==> flow/design.v <==
`timescale 1ns / 1ps
module uart_tx(clk,clk_x,rst,data_in,send,trans_done,txd);
input clk;
input clk_x;
input rst;
input[7:0] data_in;
input send;
output reg trans_done;
output reg txd;
reg[7:0] data_in_buf;
reg act0,act1;
reg act_down;
parameter
    idle=5'b00000,
    start=5'b00001,
    b0=5'b00011,
    b1=5'b00010,
    b2=5'b00110,
    b3=5'b00111,
    b4=5'b00101,
    b5=5'b00100,
    b6=5'b01100,
    b7=5'b01101,
    check=5'b01111,
    stop=5'b01110;
reg[4:0] present_state;
always@(posedge clk)
begin
    if(rst)
    begin
        act0 <= 1'b0;
        act1 <= 1'b0;
        act_down <= 1'b0;
        present_state <= idle;
        txd <= 1;
        trans_done <= 1'b0;
        data_in_buf <= 8'd0;
    end
    else if (clk_x) begin
     act0<=send;
     act1<=act0;
     act_down<=act0&~act1;
     case(present_state)
        idle: begin
                txd<=1;
                data_in_buf<=data_in;
                if(act_down==1)
                begin
                    present_state <= start;
                end
                else
                    present_state <= idle;
             end
             start: begin
                txd <= 'd0;
                present_state <= b0;
             end
             b0: begin
                txd <= data_in_buf[0];
                present_state<=b1;
             end
             b1: begin
                txd<=data_in_buf[1];
                present_state<=b2;
             end
             b2: begin
                txd<=data_in_buf[2];
                present_state<=b3;
             end
             b3: begin
                txd<=data_in_buf[3];
                present_state<=b4;
             end
             b4: begin
                txd<=data_in_buf[4];
                present_state<=b5;
             end
             b5: begin
                txd<=data_in_buf[5];
                present_state<=b6;
             end
             b6: begin
                txd<=data_in_buf[6];
                present_state<=b7;
             end
             b7: begin
                txd<=data_in_buf[7];
                present_state<=check;
             end
             check: begin
                txd<=data_in_buf[7]^data_in_buf[6]^data_in_buf[5]^data_in_buf[4]^data_in_buf[3]^data_in_buf[2]^data_in_buf[1]^data_in_buf[0];
                present_state<=stop;
             end
             stop: begin
                txd<='d1;
                trans_done <= 1;
                present_state<=idle;
             end
             default: present_state<=present_state;
        endcase
    end
end
endmodule
`timescale 1ns / 1ps
module uart_rx(clk,clk_16x,rst,rxd,data_rec,data_ready,data_error);
input clk;
input clk_16x;
input rst;
input rxd;
output reg data_ready;
output reg data_error;
output[7:0] data_rec;
reg[7:0] data_out,data_out1;
wire rxd_buf = ^data_out;
reg[15:0] clk_16x_cnt;
reg rxd1,rxd2;
reg start_flag;
parameter width=8;
parameter idle=1,one=2,two=3,stop=4;
reg[width-1:0] present_state;
reg[width-1:0] next_state;
assign data_rec=data_out1;
always@ (posedge clk)
begin
    if(rst)
        present_state<=idle;
    else if (clk_16x)
        present_state<=next_state;
end
always @(*)
begin
    next_state=idle;
    if(clk_16x_cnt<='d8)
        next_state=idle;
    if(clk_16x_cnt>'d8 && clk_16x_cnt <= 'd136)
        next_state=one;
    if(clk_16x_cnt>'d136 && clk_16x_cnt <= 'd152)
        next_state=two;
    if(clk_16x_cnt>'d152 && clk_16x_cnt <= 'd168)
        next_state=stop;
    if(clk_16x_cnt > 'd168)
        next_state=idle;
end
always@(posedge clk)
begin
    if(rst)
    begin
        rxd1<=1'd1;
        rxd2<=1'd1;
        data_ready<='d0;
        data_error<=1'd0;
        clk_16x_cnt<='d0;
        start_flag<=0;
        data_out<=8'd0;
        data_out1<=8'd0;
    end
    else if (clk_16x) begin
        case(present_state)
        idle: begin
              rxd1<=rxd;
              rxd2<=rxd1;
              if((~rxd1)&&rxd2)
                    start_flag<='d1;
              else if(start_flag==1)
                clk_16x_cnt<=clk_16x_cnt+'d1;
            end
         one: begin
                clk_16x_cnt<=clk_16x_cnt + 'd1;
                if(clk_16x_cnt=='d24)data_out[0]<=rxd;
                else if(clk_16x_cnt=='d40)data_out[1]<=rxd;
                else if(clk_16x_cnt=='d56)data_out[2]<=rxd;
                else if(clk_16x_cnt=='d72)data_out[3]<=rxd;
                else if(clk_16x_cnt=='d88)data_out[4]<=rxd;
                else if(clk_16x_cnt=='d104)data_out[5]<=rxd;
                else if(clk_16x_cnt=='d120)data_out[6]<=rxd;
                else if(clk_16x_cnt=='d136)data_out[7]<=rxd;
            end
         two: begin
                if(clk_16x_cnt=='d152)
                begin
                    if(rxd_buf==rxd) data_error<=1'd0;
                    else data_error<=1'd1;
                end
                clk_16x_cnt <= clk_16x_cnt+'d1;
            end
         stop: begin
                if(clk_16x_cnt=='d168)
                begin
                    if(1'd1==rxd)
                    begin
                        data_error<=1'd0;
                        data_ready<='d1;
                    end
                    else begin
                        data_error<=1'd1;
                        data_ready<='d0;
                    end
                end
                data_out1<=data_out;
                if(clk_16x_cnt>168)
                begin
                    clk_16x_cnt <= 0;
                    start_flag <= 0;
                end
                else
                    clk_16x_cnt <= clk_16x_cnt + 'd1;
            end
         default: ;
         endcase
    end
end
endmodule
`timescale 1ns / 1ps
module uart_top(
    input clk,
    input rst,
    input[7:0] data_in,
    output[7:0] data_rec,
    input rxd,
    output txd
);
wire clk_ms,clk_20ms,clk_16x,clk_x;
wire data_ready;
wire data_error;
wire send_ready;
reg send;
always @(posedge clk)
    if (rst) send <= 1'b0;
    else if (clk_ms) send <= ~send;
divclk my_divclk(
    .clk(clk),
    .rst(rst),
    .clk_ms(clk_ms),
    .btnclk(clk_20ms),
    .clk_16x(clk_16x),
    .clk_x(clk_x)
);
uart_tx tx(
    .clk(clk),
    .clk_x(clk_x),
    .rst(rst),
    .data_in({1'b1,data_in[6:0]}),
    .send(send),
    .trans_done(send_ready),
    .txd(txd)
    );
uart_rx rx(
    .clk(clk),
    .clk_16x(clk_16x),
    .rst(rst),
    .rxd(rxd),
    .data_rec(data_rec),
    .data_ready(data_ready),
    .data_error(data_error)
);
endmodule
module divclk(clk,rst,clk_ms,btnclk,clk_16x,clk_x);
input clk;
input rst;
output clk_ms,btnclk,clk_16x,clk_x;
reg[31:0] cnt1;
reg[31:0] cnt2;
reg[31:0] cnt3;
reg[31:0] cntclk_cnt;
reg clk_ms_q;
reg btnclk_q;
reg clk_16x_q;
reg clk_x_q;
parameter MS_MAX = 32'd15;
parameter BTN_MAX = 32'd63;
parameter X16_MAX = 32'd0;
parameter X_MAX = 32'd15;
assign clk_ms = (cnt1==MS_MAX) && !clk_ms_q;
assign btnclk = (cntclk_cnt==BTN_MAX) && !btnclk_q;
assign clk_16x = (cnt2==X16_MAX) && !clk_16x_q;
assign clk_x = (cnt3==X_MAX) && !clk_x_q;
always@(posedge clk)
begin
    if (rst) begin
        clk_ms_q<=1'b0;
        cnt1<=0;
    end
    else if(cnt1==MS_MAX)
    begin
        clk_ms_q<=~clk_ms_q;
        cnt1<=0;
    end
    else
        cnt1<=cnt1+1'b1;
end
always@(posedge clk)
begin
    if (rst) begin
        btnclk_q<=1'b0;
        cntclk_cnt<=0;
    end
    else if(cntclk_cnt==BTN_MAX)
    begin
        btnclk_q<=~btnclk_q;
        cntclk_cnt<=0;
    end
    else
        cntclk_cnt<=cntclk_cnt+1'b1;
end
always@(posedge clk)
begin
    if (rst) begin
        clk_16x_q<=1'b0;
        cnt2<=0;
    end
    else if(cnt2==X16_MAX)
    begin
        clk_16x_q<=~clk_16x_q;
        cnt2<='d0;
    end
    else
        cnt2<=cnt2+1'b1;
end
always@(posedge clk)
begin
    if (rst) begin
        clk_x_q<=1'b0;
        cnt3<=0;
    end
    else if(cnt3==X_MAX)
    begin
        clk_x_q<=~clk_x_q;
        cnt3<= 0;
    end
    else
        cnt3<=cnt3+1'b1;
end
endmodule
`timescale 1ns / 1ps
module engine(input [1:0] global_state, input clk, rst, power_on, power_off, manual_power,
              output reg next_power, output reg power_light);
    parameter POFF=1'b0,PON=1'b1;
    reg [1:0] temp_state;
    wire clk_ms,clk_20ms,clk_16x,clk_x;
    divclk my_divclk(
        .clk(clk),
        .rst(rst),
        .clk_ms(clk_ms),
        .btnclk(clk_20ms),
        .clk_16x(clk_16x),
        .clk_x(clk_x)
    );
    reg power1;
    reg [9:0] cnt;
    always @(posedge clk) begin
        if (rst) begin
          temp_state <= 2'b00;
          cnt <= 10'b0;
          power1 <= 1'b0;
        end
        else if (clk_ms) begin
          if (power_on == 1'b1 && power1 == 1'b0) begin
            cnt <= cnt + 10'b1;
            if (cnt == 10'd1000) begin
                cnt <= 10'b0;
                power1 <= 1'b1;
            end
          end
          if (power1 == 1'b1 && power_off == 1'b1) begin
            cnt <= 10'b0;
            power1 <= 1'b0;
          end
          if (global_state == 2'b00 && power_on != 1'b1 && manual_power == POFF) begin
            cnt <= 10'b0;
            power1 <= 1'b0;
          end
          if (temp_state != global_state) begin
            temp_state <= global_state;
            cnt <= 10'b0;
            power1 <= 1'b0;
          end
        end
    end
    always @(*) begin
        next_power = power1;
        power_light = next_power;
    end
endmodule
`timescale 1ns / 1ps
module milecounter(input clk, input rst, input moving, input activate,
output reg [7:0] seg1, output reg [7:0] seg2, output reg [7:0] an);
    reg[18:0] divclk_cnt;
    reg divclk;
    reg[29:0] cntclk_cnt;
    reg cntclk;
    reg[3:0] disp_dat;
    reg[2:0] disp_bit;
    reg[23:0] count;
    reg[3:0] res1;
    reg[3:0] res2;
    reg[3:0] res3;
    reg[3:0] res4;
    reg[3:0] res5;
    reg[3:0] res6;
    reg[3:0] res7;
    reg[23:0] count_n;
    reg[3:0] r1, r2, r3, r4, r5, r6, r7;
    reg[3:0] disp_dat_n;
    reg[2:0] disp_bit_n;
    reg[7:0] an_n;
    reg[7:0] seg_n;
    integer i;
    parameter maxcnt = 19'd7;
    parameter maxcount = 24'd9999999;
    parameter maxclk = 30'd0;
    wire div_en = (divclk_cnt == maxcnt) && !divclk;
    wire cnt_en = (cntclk_cnt == maxclk) && !cntclk;
    always @(posedge clk) begin
        if (rst) begin
            divclk_cnt <= 0;
            divclk <= 1'b0;
            cntclk_cnt <= 0;
            cntclk <= 1'b0;
        end
        else begin
            if (divclk_cnt == maxcnt) begin
                divclk <= ~divclk;
                divclk_cnt <= 0;
            end
            else divclk_cnt <= divclk_cnt + 1'b1;
            if (cntclk_cnt == maxclk) begin
                cntclk <= ~cntclk;
                cntclk_cnt <= 0;
            end
            else cntclk_cnt <= cntclk_cnt + 1'b1;
        end
    end
    always @(*) begin
        disp_bit_n = (disp_bit >= 7) ? 1'b0 : disp_bit + 1'b1;
        case (disp_bit_n)
            3'b000: begin
                disp_dat_n = (activate==1'b0)? 4'hf:res1;
                an_n = 8'b00000001;
            end
            3'b001: begin
                disp_dat_n = (activate==1'b0)? 4'hf:res2;
                an_n = 8'b00000010;
            end
            3'b010: begin
                disp_dat_n = (activate==1'b0)? 4'hf:res3;
                an_n = 8'b00000100;
            end
            3'b011: begin
                disp_dat_n = (activate==1'b0)? 4'hf:res4;
                an_n = 8'b00001000;
            end
            3'b100: begin
                disp_dat_n = (activate==1'b0)? 4'hf:res5;
                an_n = 8'b00010000;
            end
            3'b101: begin
                disp_dat_n = (activate==1'b0)? 4'hf:res6;
                an_n = 8'b00100000;
            end
            3'b110: begin
                disp_dat_n = (activate==1'b0)? 4'hf:res7;
                an_n = 8'b01000000;
            end
            3'b111: begin
                disp_dat_n = 0;
                an_n = 8'b10000000;
            end
            default: begin
                disp_dat_n = 0;
                an_n = 8'b00000000;
            end
        endcase
        case (disp_dat_n)
            4'h0 : seg_n = 8'hfc;
            4'h1 : seg_n = 8'h60;
            4'h2 : seg_n = 8'hda;
            4'h3 : seg_n = 8'hf2;
            4'h4 : seg_n = 8'h66;
            4'h5 : seg_n = 8'hb6;
            4'h6 : seg_n = 8'hbe;
            4'h7 : seg_n = 8'he0;
            4'h8 : seg_n = 8'hfe;
            4'h9 : seg_n = 8'hf6;
            4'ha : seg_n = 8'hee;
            4'hb : seg_n = 8'h3e;
            4'hc : seg_n = 8'h9c;
            4'hd : seg_n = 8'h7a;
            4'he : seg_n = 8'h9e;
            default : seg_n = 8'h8e;
        endcase
    end
    always @(posedge clk) begin
        if (rst) begin
            disp_bit <= 3'd0;
            disp_dat <= 4'd0;
            an <= 8'b00000001;
            seg1 <= 8'd0;
            seg2 <= 8'd0;
        end
        else if (div_en) begin
            disp_bit <= disp_bit_n;
            disp_dat <= disp_dat_n;
            an <= an_n;
            if (an_n > 8'b00001000) seg1 <= seg_n;
            else seg2 <= seg_n;
        end
    end
    always @(*) begin
        if(activate==1'b0)
            count_n = 0;
        else
            count_n = (moving == 1'b1) ? ((count == maxcount) ? 24'd0 : count + 24'd1) : count;
        r1 = 0;
        r2 = 0;
        r3 = 0;
        r4 = 0;
        r5 = 0;
        r6 = 0;
        r7 = 0;
        for (i = 23; i >= 0; i = i - 1) begin
            if (r1 >= 4'd5) r1 = r1 + 4'd3;
            if (r2 >= 4'd5) r2 = r2 + 4'd3;
            if (r3 >= 4'd5) r3 = r3 + 4'd3;
            if (r4 >= 4'd5) r4 = r4 + 4'd3;
            if (r5 >= 4'd5) r5 = r5 + 4'd3;
            if (r6 >= 4'd5) r6 = r6 + 4'd3;
            if (r7 >= 4'd5) r7 = r7 + 4'd3;
            r7 = {r7[2:0], r6[3]};
            r6 = {r6[2:0], r5[3]};
            r5 = {r5[2:0], r4[3]};
            r4 = {r4[2:0], r3[3]};
            r3 = {r3[2:0], r2[3]};
            r2 = {r2[2:0], r1[3]};
            r1 = {r1[2:0], count_n[i]};
        end
    end
    always @(posedge clk) begin
        if (rst) begin
            count <= 24'd0;
            res1 <= 4'd0;
            res2 <= 4'd0;
            res3 <= 4'd0;
            res4 <= 4'd0;
            res5 <= 4'd0;
            res6 <= 4'd0;
            res7 <= 4'd0;
        end
        else if (cnt_en) begin
            count <= count_n;
            res1 <= r1;
            res2 <= r2;
            res3 <= r3;
            res4 <= r4;
            res5 <= r5;
            res6 <= r6;
            res7 <= r7;
        end
    end
endmodule
`timescale 1ns / 1ps
module manual(input clk, input rst, input power, input[1:0] global_state, input[1:0] state, 
input[3:0] moving_state, input clutch,brake,throttle,rgs,left,right,
output reg [1:0] next_state, output reg [3:0] next_moving_state, 
output reg manual_power, output reg turn_left_light, output reg turn_right_light,
output [7:0] seg1, output [7:0] seg2, output [7:0] an);
    parameter POFF=1'b0,PON=1'b1;
    parameter NSTART=2'b00,START=2'b01,MOVING=2'b10;
    parameter NON_MOVING=4'b0000,MOVE_FORWARD=4'b0001,MOVE_BACK=4'b0010,
    TURN_RIGHT=4'b1000,TURN_LEFT=4'b0100;
    reg activate;
    reg moving;
    milecounter mc(.clk(clk), .rst(rst), .moving(moving), .activate(activate),
    .seg1(seg1), .seg2(seg2), .an(an));
    always @(*) begin
      if (power == 1'b1 && global_state == 2'b00) activate = 1'b1;
      else activate = 1'b0;
    end
    always @(*) begin
      if (moving_state == MOVE_FORWARD || moving_state == MOVE_BACK) moving = 1'b1;
      else moving = 1'b0;
    end
    always @(*) begin
    turn_left_light = 1'b0;
    turn_right_light = 1'b0;
    next_state = NSTART;
    next_moving_state = NON_MOVING;
    manual_power = power;
    if (power == PON && global_state == 2'b00) begin
      case(state)
      NSTART:begin
        turn_left_light = 1'b1;
        turn_right_light = 1'b1;
      if (brake) begin 
        next_state = NSTART;
        manual_power = PON; 
      end
      else if(throttle&&~clutch) begin 
        next_state = NSTART;
        manual_power = POFF; 
      end
      else if(throttle&&clutch&&~brake&&~rgs) begin 
        next_state = START;
        manual_power = PON; 
      end
      else begin 
        next_state = state;
        manual_power = power; 
      end
      next_moving_state = NON_MOVING;
      end
      START:begin
      turn_left_light = 1'b0;
      turn_right_light = 1'b0;
      manual_power = PON;
      if (brake) begin 
        next_state = NSTART;
        next_moving_state = NON_MOVING; 
      end
      else if (~clutch&&throttle) begin 
        next_state = MOVING;
        if (rgs) next_moving_state = MOVE_BACK;
        else next_moving_state = MOVE_FORWARD; 
      end
      else if (~throttle) begin
        next_state = state;
        next_moving_state = NON_MOVING;
        manual_power = power;
      end
      else begin 
        next_state = state;
        next_moving_state = moving_state;
        manual_power = power; 
      end
      if (next_state != NSTART && next_moving_state != NON_MOVING && next_moving_state != MOVE_BACK) begin
        if(~left&&~right) begin 
          if (next_state == MOVING) next_moving_state = MOVE_FORWARD;
          turn_left_light = 1'b0;
          turn_right_light = 1'b0;
        end 
        else if (~left&&right) begin
          if (next_state == MOVING) next_moving_state = TURN_RIGHT;
          turn_left_light = 1'b0;
          turn_right_light = 1'b1;
        end
        else if (left&&~right) begin
          if (next_state == MOVING) next_moving_state = TURN_LEFT;
          turn_right_light = 1'b0;
          turn_left_light = 1'b1;
        end
        else begin
          if (next_state == MOVING) next_moving_state = MOVE_FORWARD;
          turn_left_light = 1'b1;
          turn_right_light = 1'b1;
        end
      end
      end
      MOVING:begin
      if (rgs&&~clutch) begin
        manual_power = POFF;
        next_state = NSTART;
        next_moving_state = NON_MOVING;
      end
      else if (brake) begin
        manual_power = PON;
        next_state = NSTART;
        next_moving_state = NON_MOVING;
      end
      else if (~throttle) begin
        manual_power = PON;
        next_state = START;
        next_moving_state = NON_MOVING;
      end
      else if (rgs&&clutch) begin
        manual_power = PON;
        next_state = MOVING;
        next_moving_state = MOVE_BACK;
      end
      else if (~rgs) begin
        manual_power = PON;
        next_state = MOVING;
        next_moving_state = MOVE_FORWARD;
      end
      else begin
        manual_power = PON;
        next_state = state;
        next_moving_state = moving_state;
      end
      if (next_state != NSTART && next_moving_state != NON_MOVING && next_moving_state != MOVE_BACK) begin
        if(~left&&~right) begin 
          if (next_state == MOVING) next_moving_state = MOVE_FORWARD;
          turn_left_light = 1'b0;
          turn_right_light = 1'b0;
        end 
        else if (~left&&right) begin
          if (next_state == MOVING) next_moving_state = TURN_RIGHT;
          turn_left_light = 1'b0;
          turn_right_light = 1'b1;
        end
        else if (left&&~right) begin
          if (next_state == MOVING) next_moving_state = TURN_LEFT;
          turn_right_light = 1'b0;
          turn_left_light = 1'b1;
        end
        else begin
          if (next_state == MOVING) next_moving_state = MOVE_FORWARD;
          turn_left_light = 1'b1;
          turn_right_light = 1'b1;
        end
      end
      end
      endcase
    end
    else begin
      turn_left_light = 1'b0;
      turn_right_light = 1'b0; 
      next_state = NSTART;
      next_moving_state = NON_MOVING;
    end
    end
endmodule
`timescale 1ns / 1ps
module semiauto(input power, input [1:0] global_state, input [3:0] detector, 
input[1:0] state, input[3:0] moving_state, input rst, input sys_clk, 
input left, input right, input straight, input back, 
output reg [1:0] next_state, output reg [3:0] next_moving_state);
  parameter s1=2'b01, s2=2'b00, s3=2'b10, s4=2'b11;
  parameter MOVE_FORWARD=4'b0001, STOP=4'b0000, TURN_LEFT=4'b0100, TURN_RIGHT=4'b1000;
  reg crossroad;
  reg around;
  reg [15:0] turn_cnt;
  reg [10:0] cool_cnt;
  reg [3:0] traffic;
  wire clk_ms,clk_20ms,clk_16x,clk_x;
  divclk myclk(sys_clk,rst,clk_ms,clk_20ms,clk_16x,clk_x);
  always @(posedge sys_clk) begin
    if (rst == 1'b1) begin
      turn_cnt <= 11'b0;
    end
    else if (clk_20ms) begin
      if (state == s3) turn_cnt <= turn_cnt + 11'b1;
      else turn_cnt <= 11'b0;
    end
  end
  always @(posedge sys_clk) begin
    if (rst == 1'b1) begin
      cool_cnt <= 11'b0;
    end
    else if (clk_20ms) begin
      if (state == s4) cool_cnt <= cool_cnt + 11'b1;
      else cool_cnt <= 11'b0;
    end
  end
  always @(posedge sys_clk) begin
    if (rst) crossroad <= 1'b1;
    else if (detector[0] || ~detector[1] || ~detector[2]) crossroad <= 1'b1;
    else crossroad <= 1'b0;
  end
  always @(*) begin
    if (straight) begin
      traffic = MOVE_FORWARD;
      around = 1'b0;
    end
    else if (back) begin
      traffic = TURN_LEFT;
      around = 1'b1;
    end
    else if (left && ~right) begin
      traffic = TURN_LEFT;
      around = 1'b0;
    end 
    else if (~left && right) begin
      traffic = TURN_RIGHT;
      around = 1'b0;
    end 
    else begin
      traffic = STOP;
      around = 1'b0;
    end 
  end
  always @(*) begin
    if (power == 1'b1 && global_state == 2'b10) begin
      case (state)
        s1:begin
          case (crossroad)
            1'b0: begin
              next_state = s1;
              next_moving_state = MOVE_FORWARD;
            end
            1'b1: begin
              next_state = s2;
              next_moving_state = STOP;
            end
            default: begin
              next_state = s1;
              next_moving_state = MOVE_FORWARD;
            end
          endcase
        end 
        s2:begin
          case (traffic)
            STOP: begin
              next_state = s2;
              next_moving_state = STOP;
            end 
            MOVE_FORWARD: begin
              next_state = s4;
              next_moving_state = MOVE_FORWARD;
            end
            TURN_LEFT: begin
              next_state = s3;
              next_moving_state = TURN_LEFT;
            end
            TURN_RIGHT: begin
              next_state = s3;
              next_moving_state = TURN_RIGHT;
            end
            default: begin
              next_state = s2;
              next_moving_state = STOP;
            end
          endcase
        end
        s3:begin
          case (around)
            1'b1: begin
              if (turn_cnt >= 16'd200) begin
                next_state = s4;
                next_moving_state = MOVE_FORWARD;
              end
              else begin
                next_state = s3;
                if (moving_state == TURN_LEFT) next_moving_state = TURN_LEFT;
                else next_moving_state = TURN_RIGHT;
              end
            end
            1'b0: begin
              if (turn_cnt >= 16'd100) begin
                next_state = s4;
                next_moving_state = MOVE_FORWARD;
              end
              else begin
                next_state = s3;
                if (moving_state == TURN_LEFT) next_moving_state = TURN_LEFT;
                else next_moving_state = TURN_RIGHT;
              end
            end
            default: begin
              next_state = s3;
              if (moving_state == TURN_LEFT) next_moving_state = TURN_LEFT;
              else next_moving_state = TURN_RIGHT;
            end
          endcase
        end
        s4:begin
          if (cool_cnt >= 11'd50) begin
            next_state = s1;
            next_moving_state = MOVE_FORWARD;
          end
          else begin
            next_state = s4;
            next_moving_state = MOVE_FORWARD;
          end
        end
      endcase
    end
    else begin
      next_state = s2;
      next_moving_state = STOP;
    end
  end
endmodule
`timescale 1ns / 1ps
module auto(input sys_clk, rst, power,
global_state, input[1:0] state, input[3:0] moving_state, input[3:0] detector,
output pl_beacon_sig, output de_beacon_sig,
output reg[1:0] next_state, output reg[3:0] next_moving_state);
    parameter MOVING=2'b01, WAITING=2'b00, TURNING=2'b10, COOLING=2'b11;
    parameter MOVE_FORWARD=4'b0001, STOP=4'b0000, TURN_LEFT=4'b0100, TURN_RIGHT=4'b1000;
    assign pl_beacon_sig = 1'b0;
    assign de_beacon_sig = 1'b0;
    reg crossroad;
    reg [3:0] nms;
    reg [10:0] turn_cnt;
    reg [10:0] cool_cnt;
    reg [10:0] wait_cnt;
    wire clk_ms,clk_20ms,clk_16x,clk_x;
    divclk myclk(sys_clk,rst,clk_ms,clk_20ms,clk_16x,clk_x);
    always @(*) begin
        if (power == 1'b1 && global_state == 2'b01) begin
            case (state)
                MOVING: begin
                  case (crossroad)
                    1'b0: begin
                      next_state = MOVING;
                      next_moving_state = MOVE_FORWARD;
                    end
                    1'b1: begin
                      next_state = WAITING;
                      next_moving_state = STOP;
                    end
                  endcase
                end
                WAITING: begin
                  if (wait_cnt >= 11'd100) begin
                    case (nms)
                        MOVE_FORWARD: begin
                            next_state = COOLING;
                            next_moving_state = MOVE_FORWARD;
                        end
                        TURN_LEFT: begin
                            next_state = TURNING;
                            next_moving_state = TURN_LEFT;
                        end
                        TURN_RIGHT: begin
                            next_state = TURNING;
                            next_moving_state = TURN_RIGHT;
                        end
                        default: begin
                            next_state = WAITING;
                            next_moving_state = STOP;
                        end
                    endcase
                  end
                  else begin
                    next_state = WAITING;
                    next_moving_state = STOP;
                  end       
                end 
                TURNING: begin
                    if (turn_cnt >= 11'd100) begin
                        next_state = COOLING;
                        next_moving_state = MOVE_FORWARD;
                    end
                    else begin
                        next_state = TURNING;
                        if (moving_state == TURN_LEFT) next_moving_state = TURN_LEFT;
                        else next_moving_state = TURN_RIGHT;
                    end
                end
                COOLING: begin
                    if (cool_cnt >= 11'd50) begin
                        next_state = MOVING;
                        next_moving_state = MOVE_FORWARD;
                    end
                    else begin
                        next_state = COOLING;
                        next_moving_state = MOVE_FORWARD;
                    end
                end
            endcase
        end
        else begin
          next_state = WAITING;
          next_moving_state = STOP;
        end
    end
    always @(posedge sys_clk) begin
         if (rst) nms <= STOP;
         else case (detector)  
            4'b0001: nms <= TURN_LEFT;
            4'b0010: nms <= TURN_LEFT;
            4'b0011: nms <= TURN_LEFT;
            4'b1010: nms <= TURN_LEFT;
            4'b1011: nms <= TURN_LEFT;
            4'b0000: nms <= TURN_RIGHT;
            4'b0100: nms <= TURN_RIGHT;
            4'b0101: nms <= TURN_RIGHT;
            4'b1000: nms <= TURN_RIGHT;
            4'b1001: nms <= TURN_RIGHT;
            4'b1100: nms <= TURN_RIGHT;
            4'b1101: nms <= TURN_RIGHT;
            4'b0110: nms <= MOVE_FORWARD;
            4'b0111: nms <= MOVE_FORWARD;
            4'b1110: nms <= MOVE_FORWARD;
            4'b1111: nms <= MOVE_FORWARD;
         endcase
    end
    always @(posedge sys_clk) begin
        if (rst) crossroad <= 1'b1;
        else if (detector[0] || ~detector[1] || ~detector[2]) crossroad <= 1'b1;
        else crossroad <= 1'b0;
    end
    always @(posedge sys_clk) begin
        if (rst == 1'b1) begin
            wait_cnt <= 11'b0;
        end
        else if (clk_20ms) begin
            if (state == WAITING) wait_cnt <= wait_cnt + 11'b1;
            else wait_cnt <= 11'b0;
        end
    end
    always @(posedge sys_clk) begin
        if (rst == 1'b1) begin
            turn_cnt <= 11'b0;
        end
        else if (clk_20ms) begin
            if (state == TURNING) turn_cnt <= turn_cnt + 11'b1;
            else turn_cnt <= 11'b0;
        end
    end
    always @(posedge sys_clk) begin
        if (rst == 1'b1) begin
            cool_cnt <= 11'b0;
        end
        else if (clk_20ms) begin
            if (state == COOLING) cool_cnt <= cool_cnt + 11'b1;
            else cool_cnt <= 11'b0;
        end
    end
endmodule
`timescale 1ns / 1ps
module SimulatedDevice(
    input[1:0] global_state,
    input sys_clk,
    input rx,
    output tx,
    input turn_left_signal,
    input turn_right_signal,
    input move_forward_signal,
    input move_backward_signal,
    input place_barrier_signal,
    input destroy_barrier_signal,
    input rst,
    input clutch,
    input throttle,
    input brake,
    input power_on,
    input power_off,
    output front_detector,
    output back_detector,
    output left_detector,
    output right_detector,
    output move_backward_light,
    output move_forward_light,
    output turn_left_light,
    output turn_right_light,
    output power_light,
    output reg [2:0] state_light,
    output reg [3:0] moving_light,
    output [7:0] seg1,
    output [7:0] seg2,
    output [7:0] an
    );
    wire power;
    reg [1:0] state;
    reg [3:0] moving_state;
    wire manual_power;
    wire [1:0] next_state1;
    wire [1:0] next_state2;
    wire [1:0] next_state3;
    wire [3:0] next_moving_state1;
    wire [3:0] next_moving_state2;
    wire [3:0] next_moving_state3;
    wire pl_beacon_sig, de_beacon_sig;
    wire next_power;
    engine en(.global_state(global_state), .clk(sys_clk), .rst(rst), .power_on(power_on), .power_off(power_off), 
    .manual_power(manual_power), .next_power(next_power), .power_light(power_light));
    manual ma(.clk(sys_clk), .rst(rst), .power(power), .global_state(global_state), .state(state), .moving_state(moving_state), .clutch(clutch), 
    .brake(brake), .throttle(throttle), .rgs(move_backward_signal), .left(turn_left_signal), 
    .right(turn_right_signal), .next_state(next_state1), .next_moving_state(next_moving_state1),
    .manual_power(manual_power), .turn_left_light(turn_left_light), .turn_right_light(turn_right_light),
    .seg1(seg1), .seg2(seg2), .an(an));
    semiauto sa(.power(power), .global_state(global_state),
    .detector({front_detector, left_detector, right_detector, back_detector}),
    .state(state), .moving_state(moving_state), .rst(rst), .sys_clk(sys_clk), 
    .left(turn_left_signal), .right(turn_right_signal), .straight(move_forward_signal), 
    .back(move_backward_signal), .next_state(next_state2), .next_moving_state(next_moving_state2));
    auto au(.sys_clk(sys_clk), .rst(rst), .power(power), .global_state(global_state), 
    .state(state), .moving_state(moving_state),
    .detector({front_detector, left_detector, right_detector, back_detector}),
    .pl_beacon_sig(pl_beacon_sig), .de_beacon_sig(de_beacon_sig), 
    .next_state(next_state3), .next_moving_state(next_moving_state3));
    assign power = next_power;
    assign move_backward_light = 1'b0;
    assign move_forward_light = 1'b0;
    always @(*) begin
      if (power == 1'b1) begin
        if (global_state == 2'b00) begin
            if (state == 2'b00) state_light = 3'b001;
            else if (state == 2'b01) state_light = 3'b010;
            else state_light = 3'b100;
        end
        else begin
          case (state)
            2'b00: state_light = 3'b001;
            2'b01: state_light = 3'b010;
            2'b10: state_light = 3'b100;
            2'b11: state_light = 3'b111; 
          endcase
        end
        moving_light = moving_state;
      end 
      else begin
        state_light = 3'b000;
        moving_light = moving_state;
      end
    end
    always @(posedge sys_clk) begin
        if (rst == 1'b1) begin
          state <= 2'b00;
          moving_state <= 4'b0000;
        end
        else begin
          case (global_state)
            2'b00:begin
                state <= next_state1;
                moving_state <= next_moving_state1;
            end
            2'b10:begin
                state <= next_state2;
                moving_state <= next_moving_state2;
            end
            2'b01:begin
                state <= next_state3;
                moving_state <= next_moving_state3;
            end
            default: ;
          endcase
        end
    end
    wire [7:0] in = {2'b10, 2'b00, moving_state};
    wire [7:0] rec;
    assign front_detector = rec[0];
    assign left_detector = rec[1];
    assign right_detector = rec[2];
    assign back_detector = rec[3];
    uart_top md(.clk(sys_clk), .rst(rst), .data_in(in), .data_rec(rec), .rxd(rx), .txd(tx));
endmodule
Tool chain data of SimulatedDevice
What the tools print for SimulatedDevice, step after step.
Line numbers count from 1 in the design file above.
Operators carry their Yosys type and port widths (W data, S select, Z words).
Cell names lack the library's common part.
A cell with n/a has no value.
- top module: SimulatedDevice
- clock port: sys_clk
- cell library: sky130hd
- timing corner: tt_025C_1v80

Word level
Source: Yosys, flattened and elaborated, memories not mapped. Widths are those after wreduce. Registers that Yosys merges into a memory's read port (data or address) are not register bits. Print and check cells do not count.
Yosys's memory passes give these memory sizes; they may raise the number of words (mostly to a power of two), join words into wider ones and drop unused or constant bits.
- noted register bits after elaboration: 462
- ROM bits at 160
- clocked read ports x word width: 3
- memories: 2
- noted input bits: 16
- output and inout bits: 41
- cells after elaboration at 842
- $add $sub $neg: 157
- $lt $le $gt $ge at 155
- equality and inequality tests: 58
- mux-type cells: 291
- noted bitwise operators: 32
- reduce/logical cells: 90
- memories (name ; words ; width ; rd ports ; wr ports ; RTL line ; RTL):
    (no name shown) ; 16 ; 7 ; 1 ; 0 ; 473 ; case (disp_dat_n)
    (no name shown) ; 16 ; 3 ; 1 ; 0 ; 959 ; else case (detector)
- operators by type and width (operator ; number):
    $mux W4 ; 162
    $ge A4 B3 Y1 const B ; 133
    $add A4 B2 Y4 const B ; 117
    $add A32 B1 Y32 const B ; 6
    $eq A32 B4 Y1 const B ; 3
    $mux W3 ; 28
    $mux W24 ; 3
    $eq A32 B6 Y1 const B ; 2
    $pmux W8 S8 ; 1
    $mux W16 ; 4
    $pmux W5 S12 ; 1
    $mux W10 ; 5
    $gt A16 B8 Y1 const B ; 3
    $le A16 B8 Y1 const B ; 3
    $add A3 B2 Y3 const B ; 16
    $pmux W16 S3 ; 1
    $add A11 B1 Y11 const B ; 4
    $mux W2 ; 22
    $mux W11 ; 4
    $pmux W4 S3 ; 3
    $mux W1 ; 34
    $logic_and A1 B1 Y1 ; 32
    $add A16 B1 Y16 const B ; 2
    $eq A16 B6 Y1 const B ; 2
    $logic_not A32 Y1 ; 1
    $pmux W4 S8 ; 1
    $pmux W4 S4 ; 2
    $add A30 B1 Y30 const B ; 1
Not listed: further kinds 70, cells in them 187.

Logic depth
Longest topological path by Yosys (ltp), each cell counted once; first at word level (registers and memories cut), then after technology mapping (sequential cells cut; the memories' decode and read muxes count).
- word-level depth: 51
- noted ABC_AREA: 0
- depth in mapped cells at 112
- mapped depth without buffers: 105

Mapped cells and area
The flow's flattened synthesis, as Yosys stat reports it; memories are mapped. The netlist is that of the ABC_AREA named above (0 if unset); the other value can give another one.
- cell types (cell type ; number ; area in all (um^2)):
    dfxtp_1 ; 465 ; 9.31E+03
    nor2_1 ; 669 ; 2.51E+03
    xor2_1 ; 199 ; 1.74E+03
    nand2_1 ; 399 ; 1.5E+03
    a21oi_1 ; 272 ; 1.36E+03
    ha_1 ; 99 ; 1.24E+03
    xnor2_1 ; 142 ; 1.24E+03
    nand3_1 ; 223 ; 1116.07
    o21ai_0 ; 173 ; 865.83
    mux2i_1 ; 73 ; 730.701
    nor3_1 ; 143 ; 715.686
    and3_1 ; 96 ; 600.576
    nor4_1 ; 88 ; 550.528
    clkbuf_1 ; 140 ; 525.504
    nand4_1 ; 84 ; 525.504
    inv_1 ; 132 ; 495.475
    a211oi_1 ; 60 ; 450.432
    o211ai_1 ; 56 ; 420.403
Not listed: further types 133, cells in them 1025.
- cells in the netlist: 4538
- noted synthesis area: 34624.5 um^2
- sequential area at 9308.9 um^2
- flip-flops: 465
- noted buffers: 195
By module: a second synthesis without flattening, with its own total; a netlist apart from the flattened one above.
- cell total of the unflattened synthesis: 6686
- noted area (unflattened synthesis): 52308.9 um^2
Each row is one instance without its submodules.
- by module (module ; instances ; cells ; area (um^2) ; seq. area (um^2)):
    divclk ; 4 ; 741 ; 6244.7 ; 2642.5
    milecounter ; 1 ; 2767 ; 19227.2 ; 2542.4
    uart_rx ; 1 ; 254 ; 2095.8 ; 820.8
    auto ; 1 ; 209 ; 1824.2 ; 740.7
    semiauto ; 1 ; 176 ; 1495.2 ; 560.5
    uart_tx ; 1 ; 113 ; 1029.7 ; 500.5
    engine ; 1 ; 75 ; 701.9 ; 260.2
    SimulatedDevice ; 1 ; 53 ; 475.5 ; 120.1
    manual ; 1 ; 71 ; 444.2 ; 0.0
    uart_top ; 1 ; 4 ; 36.3 ; 20.0

Worst setup path after synthesis
Path of least setup slack by OpenSTA after synthesis, without wires, with an ideal clock, recovery checks aside; 20% of the period is set as input and as output delay. Where synthesis merged equal registers, the netlist keeps one of their names.
- kind: input port to flip-flop
- start: in global_state[0]
- end: reg ma.mc.res7[2]
- period: 25.0 ns
- external input delay: 5.000 ns
- noted setup time: 0.087 ns
- noted time at the first pin: 5.000 ns
- noted data arrival time: 23.821 ns
- noted required time: 24.913 ns
- noted path slack: 1.092 ns
- delay of the path at 18.908 ns
- stages on the path: 109
- noted path buffers: 6
- period reached after synthesis at 23.908 ns
"delay of the path" is the arrival time less input delay plus setup time.
"stages on the path" counts driving pins, that of a launching flip-flop among them; a cell with two outputs on the path counts twice.
"period reached after synthesis" is the clock period less the worst setup slack; recovery checks do not enter. This is arithmetic on one report: input and output delays are still those of the set period (20% each).
Between the ends stands the longest chain of elaborated cells between them, by number of cells; it is not shown to be the way that was timed. Of several equally long chains one is given.
A line is the first line of the expression or statement that the cell stems from. Yosys adds cells for indexed reads and writes and turns some case tables into memories.
- cells stage by stage: inv_1 -> ha_1 -> clkbuf_1 -> nand2_1 -> clkbuf_1 -> a31oi_1 -> o21a_1 -> inv_2 -> ha_1 -> nor2b_1 -> a211o_1 -> xnor2_4 -> ha_1 -> nor2b_1 -> nor2_1 -> nor2_1 -> a211oi_4 -> a311o_1 -> [73 not listed] -> a21o_1 -> a41oi_2 -> nor2_1 -> xnor2_1 -> nand2b_1 -> ha_1 -> a21oi_1 -> xnor3_1 -> ha_1 -> nand2b_1 -> nand2_1 -> a21oi_1 -> a21oi_1 -> ha_1 -> nand2b_1 -> a21boi_1 -> nor2_1 -> o31ai_1
- noted cells in the longest elaborated chain: 50
- elaborated cells on any way between the ends: 343
- classes of those cells: add/sub (113); compare (113); mux (115); reduce/logical (2)
- RTL lines, path after synthesis (what ; RTL line ; RTL):
    start, declared ; 1013 ; input[1:0] global_state,
    $logic_not A2 Y1 ; 575 ; if (power == 1'b1 && global_state == 2'b00) activate = 1'b1;
    $logic_and A1 B1 Y1 ; 575 ;
    $mux W1 ; 575 ;
    $mux W24 ; 509 ; if(activate==1'b0)
    $add A1 B2 Y3 ; 521 ; if (r1 >= 4'd5) r1 = r1 + 4'd3;
    $mux W3 ; 521 ;
    $ge A4 B3 Y1 ; 521 ;
    [36 not listed] ; n/a ;
    $mux W4 ; 524 ; if (r4 >= 4'd5) r4 = r4 + 4'd3;
    $add A4 B2 Y4 ; 525 ; if (r5 >= 4'd5) r5 = r5 + 4'd3;
    $mux W4 ; 525 ;
    $add A4 B2 Y4 ; 526 ; if (r6 >= 4'd5) r6 = r6 + 4'd3;
    $mux W4 ; 526 ;
    $add A3 B2 Y3 ; 527 ; if (r7 >= 4'd5) r7 = r7 + 4'd3;
    $mux W3 ; 527 ;
    end, assigned ; 546 ; res7 <= 4'd0;
    end, assigned ; 556 ; res7 <= r7;
    end, declared ; 400 ; reg[3:0] res7;

Timing after layout
Path of least setup slack in the final report of stored run 2 (OpenROAD, finished layout, wires in). Where an end is a register, its clock arrival counts in the times.
- kind: input port to flip-flop
- start: in global_state[0]
- end: reg ma.mc.res7[2]
- period: 32.8 ns
- external input delay: 6.56 ns
- noted setup time: 0.08 ns
- noted time at the first pin: 6.56 ns
- noted data arrival time: 28.27 ns
- noted required time: 33.27 ns
- noted path slack: 5.00 ns
- stages on the path: 105
- noted path buffers: 3
Between the ends stands the longest chain of elaborated cells between them, by number of cells; it is not shown to be the way that was timed. Of several equally long chains one is given.
- cells stage by stage: clkdlybuf4s50_1 -> inv_1 -> ha_1 -> nand2_1 -> buf_4 -> a31oi_1 -> buf_4 -> o21a_1 -> inv_2 -> ha_1 -> nor2b_1 -> a211o_1 -> xnor2_4 -> ha_1 -> nor2b_1 -> nor2_1 -> nor2_1 -> a211oi_4 -> [69 not listed] -> inv_1 -> ha_1 -> a211o_1 -> a211oi_1 -> mux2i_4 -> a21oi_2 -> nor2_1 -> xnor2_1 -> ha_1 -> nand2b_1 -> nand2_1 -> a21oi_1 -> a21oi_1 -> ha_1 -> nand2b_1 -> a21boi_1 -> nor2_1 -> o31ai_1
- noted cells in the longest elaborated chain: 50
- elaborated cells on any way between the ends: 343
- classes of those cells: add/sub (113); compare (113); mux (115); reduce/logical (2)
- RTL lines, path after layout (what ; RTL line ; RTL):
    start, declared ; 1013 ; input[1:0] global_state,
    $logic_not A2 Y1 ; 575 ; if (power == 1'b1 && global_state == 2'b00) activate = 1'b1;
    $logic_and A1 B1 Y1 ; 575 ;
    $mux W1 ; 575 ;
    $mux W24 ; 509 ; if(activate==1'b0)
    $add A1 B2 Y3 ; 521 ; if (r1 >= 4'd5) r1 = r1 + 4'd3;
    $mux W3 ; 521 ;
    $ge A4 B3 Y1 ; 521 ;
    [36 not listed] ; n/a ;
    $mux W4 ; 524 ; if (r4 >= 4'd5) r4 = r4 + 4'd3;
    $add A4 B2 Y4 ; 525 ; if (r5 >= 4'd5) r5 = r5 + 4'd3;
    $mux W4 ; 525 ;
    $add A4 B2 Y4 ; 526 ; if (r6 >= 4'd5) r6 = r6 + 4'd3;
    $mux W4 ; 526 ;
    $add A3 B2 Y3 ; 527 ; if (r7 >= 4'd5) r7 = r7 + 4'd3;
    $mux W3 ; 527 ;
    end, assigned ; 546 ; res7 <= 4'd0;
    end, assigned ; 556 ; res7 <= r7;
    end, declared ; 400 ; reg[3:0] res7;

Wiki page: SimulatedDevice / flow data

Measured data: module SimulatedDevice, platform sky130hd, 4 stored runs of the flow under differing settings, order arbitrary. Input and output delays are each 20% of the period that was set; the output load is 0.01 pF.
"achieved clock period" is the run's clock period less its worst setup slack. It is reckoned from that one timing run; input and output delays stay at 20% of the period that was set.
"time on the worst setup path": the worst setup path's part of the clock period (all of it between registers, 20% less for each end at a port) less its slack. A launch clock that arrives late makes it longer, a capture clock that arrives late makes it shorter.

Stored run 1
Settings were CAP_MARGIN = 30; CELL_PAD_IN_SITES_DETAIL_PLACEMENT = 2; CORE_ASPECT_RATIO = 0.85; CORE_UTILIZATION = 67; CTS_CLUSTER_SIZE = 75; GPL_TIMING_DRIVEN = 1; MAX_ROUTING_LAYER = met4; PLACE_DENSITY_LB_ADDON = 0.07; SETUP_SLACK_MARGIN = 2.5; period_ns = 29.9; CORE_MARGIN = 2; SLEW_MARGIN = 20
- unfinished; error DPL-0033 in placement

Stored run 2
Settings were ABC_AREA = 0; CELL_PAD_IN_SITES_GLOBAL_PLACEMENT = 1; CORE_ASPECT_RATIO = 1.57; CORE_MARGIN = 7; CORE_UTILIZATION = 50; CTS_CLUSTER_SIZE = 24; GPL_ROUTABILITY_DRIVEN = 1; HOLD_SLACK_MARGIN = -0.03; PLACE_DENSITY_LB_ADDON = 0.29; SETUP_SLACK_MARGIN = 3.0; TNS_END_PERCENT = 10; period_ns = 32.8; CAP_MARGIN = 20; SLEW_MARGIN = 20
- noted the summed negative setup slack: 0.000 ns
- total die area at 77,002.4 um^2
- noted the time on the worst setup path: 21.24 ns
- worst path kind: input port to flip-flop
- noted the area of the standard cells in the finished layout: 37,153.1 um^2
- post-route worst hold slack: 0.438 ns
- setup slack of the critical path: 4.999 ns
- cell area after synthesis: 34,624.5 um^2
- achieved clock period: 27.801 ns

Stored run 3
Settings were period_ns = 13.8; CAP_MARGIN = 20; CORE_MARGIN = 2; CORE_UTILIZATION = 40; SLEW_MARGIN = 20
- noted the summed negative setup slack: -74.877 ns
- total die area at 88,929.2 um^2
- noted the time on the worst setup path: 14.76 ns
- worst path kind: input port to flip-flop
- noted the area of the standard cells in the finished layout: 47,428.0 um^2
- post-route worst hold slack: 0.437 ns
- setup slack of the critical path: -3.718 ns
- cell area after synthesis: 34,624.5 um^2
- achieved clock period: 17.518 ns

Stored run 4
Settings were ABC_AREA = 1; CELL_PAD_IN_SITES_GLOBAL_PLACEMENT = 1; CORE_ASPECT_RATIO = 1.57; CORE_MARGIN = 4; CORE_UTILIZATION = 41; CTS_CLUSTER_SIZE = 30; TNS_END_PERCENT = 10; period_ns = 22.6; CAP_MARGIN = 20; SLEW_MARGIN = 20
- noted the summed negative setup slack: 0.000 ns
- total die area at 83,851.8 um^2
- noted the time on the worst setup path: 15.97 ns
- worst path kind: input port to flip-flop
- noted the area of the standard cells in the finished layout: 35,736.8 um^2
- post-route worst hold slack: 0.444 ns
- setup slack of the critical path: 2.112 ns
- cell area after synthesis: 32,459.9 um^2
- achieved clock period: 20.488 ns
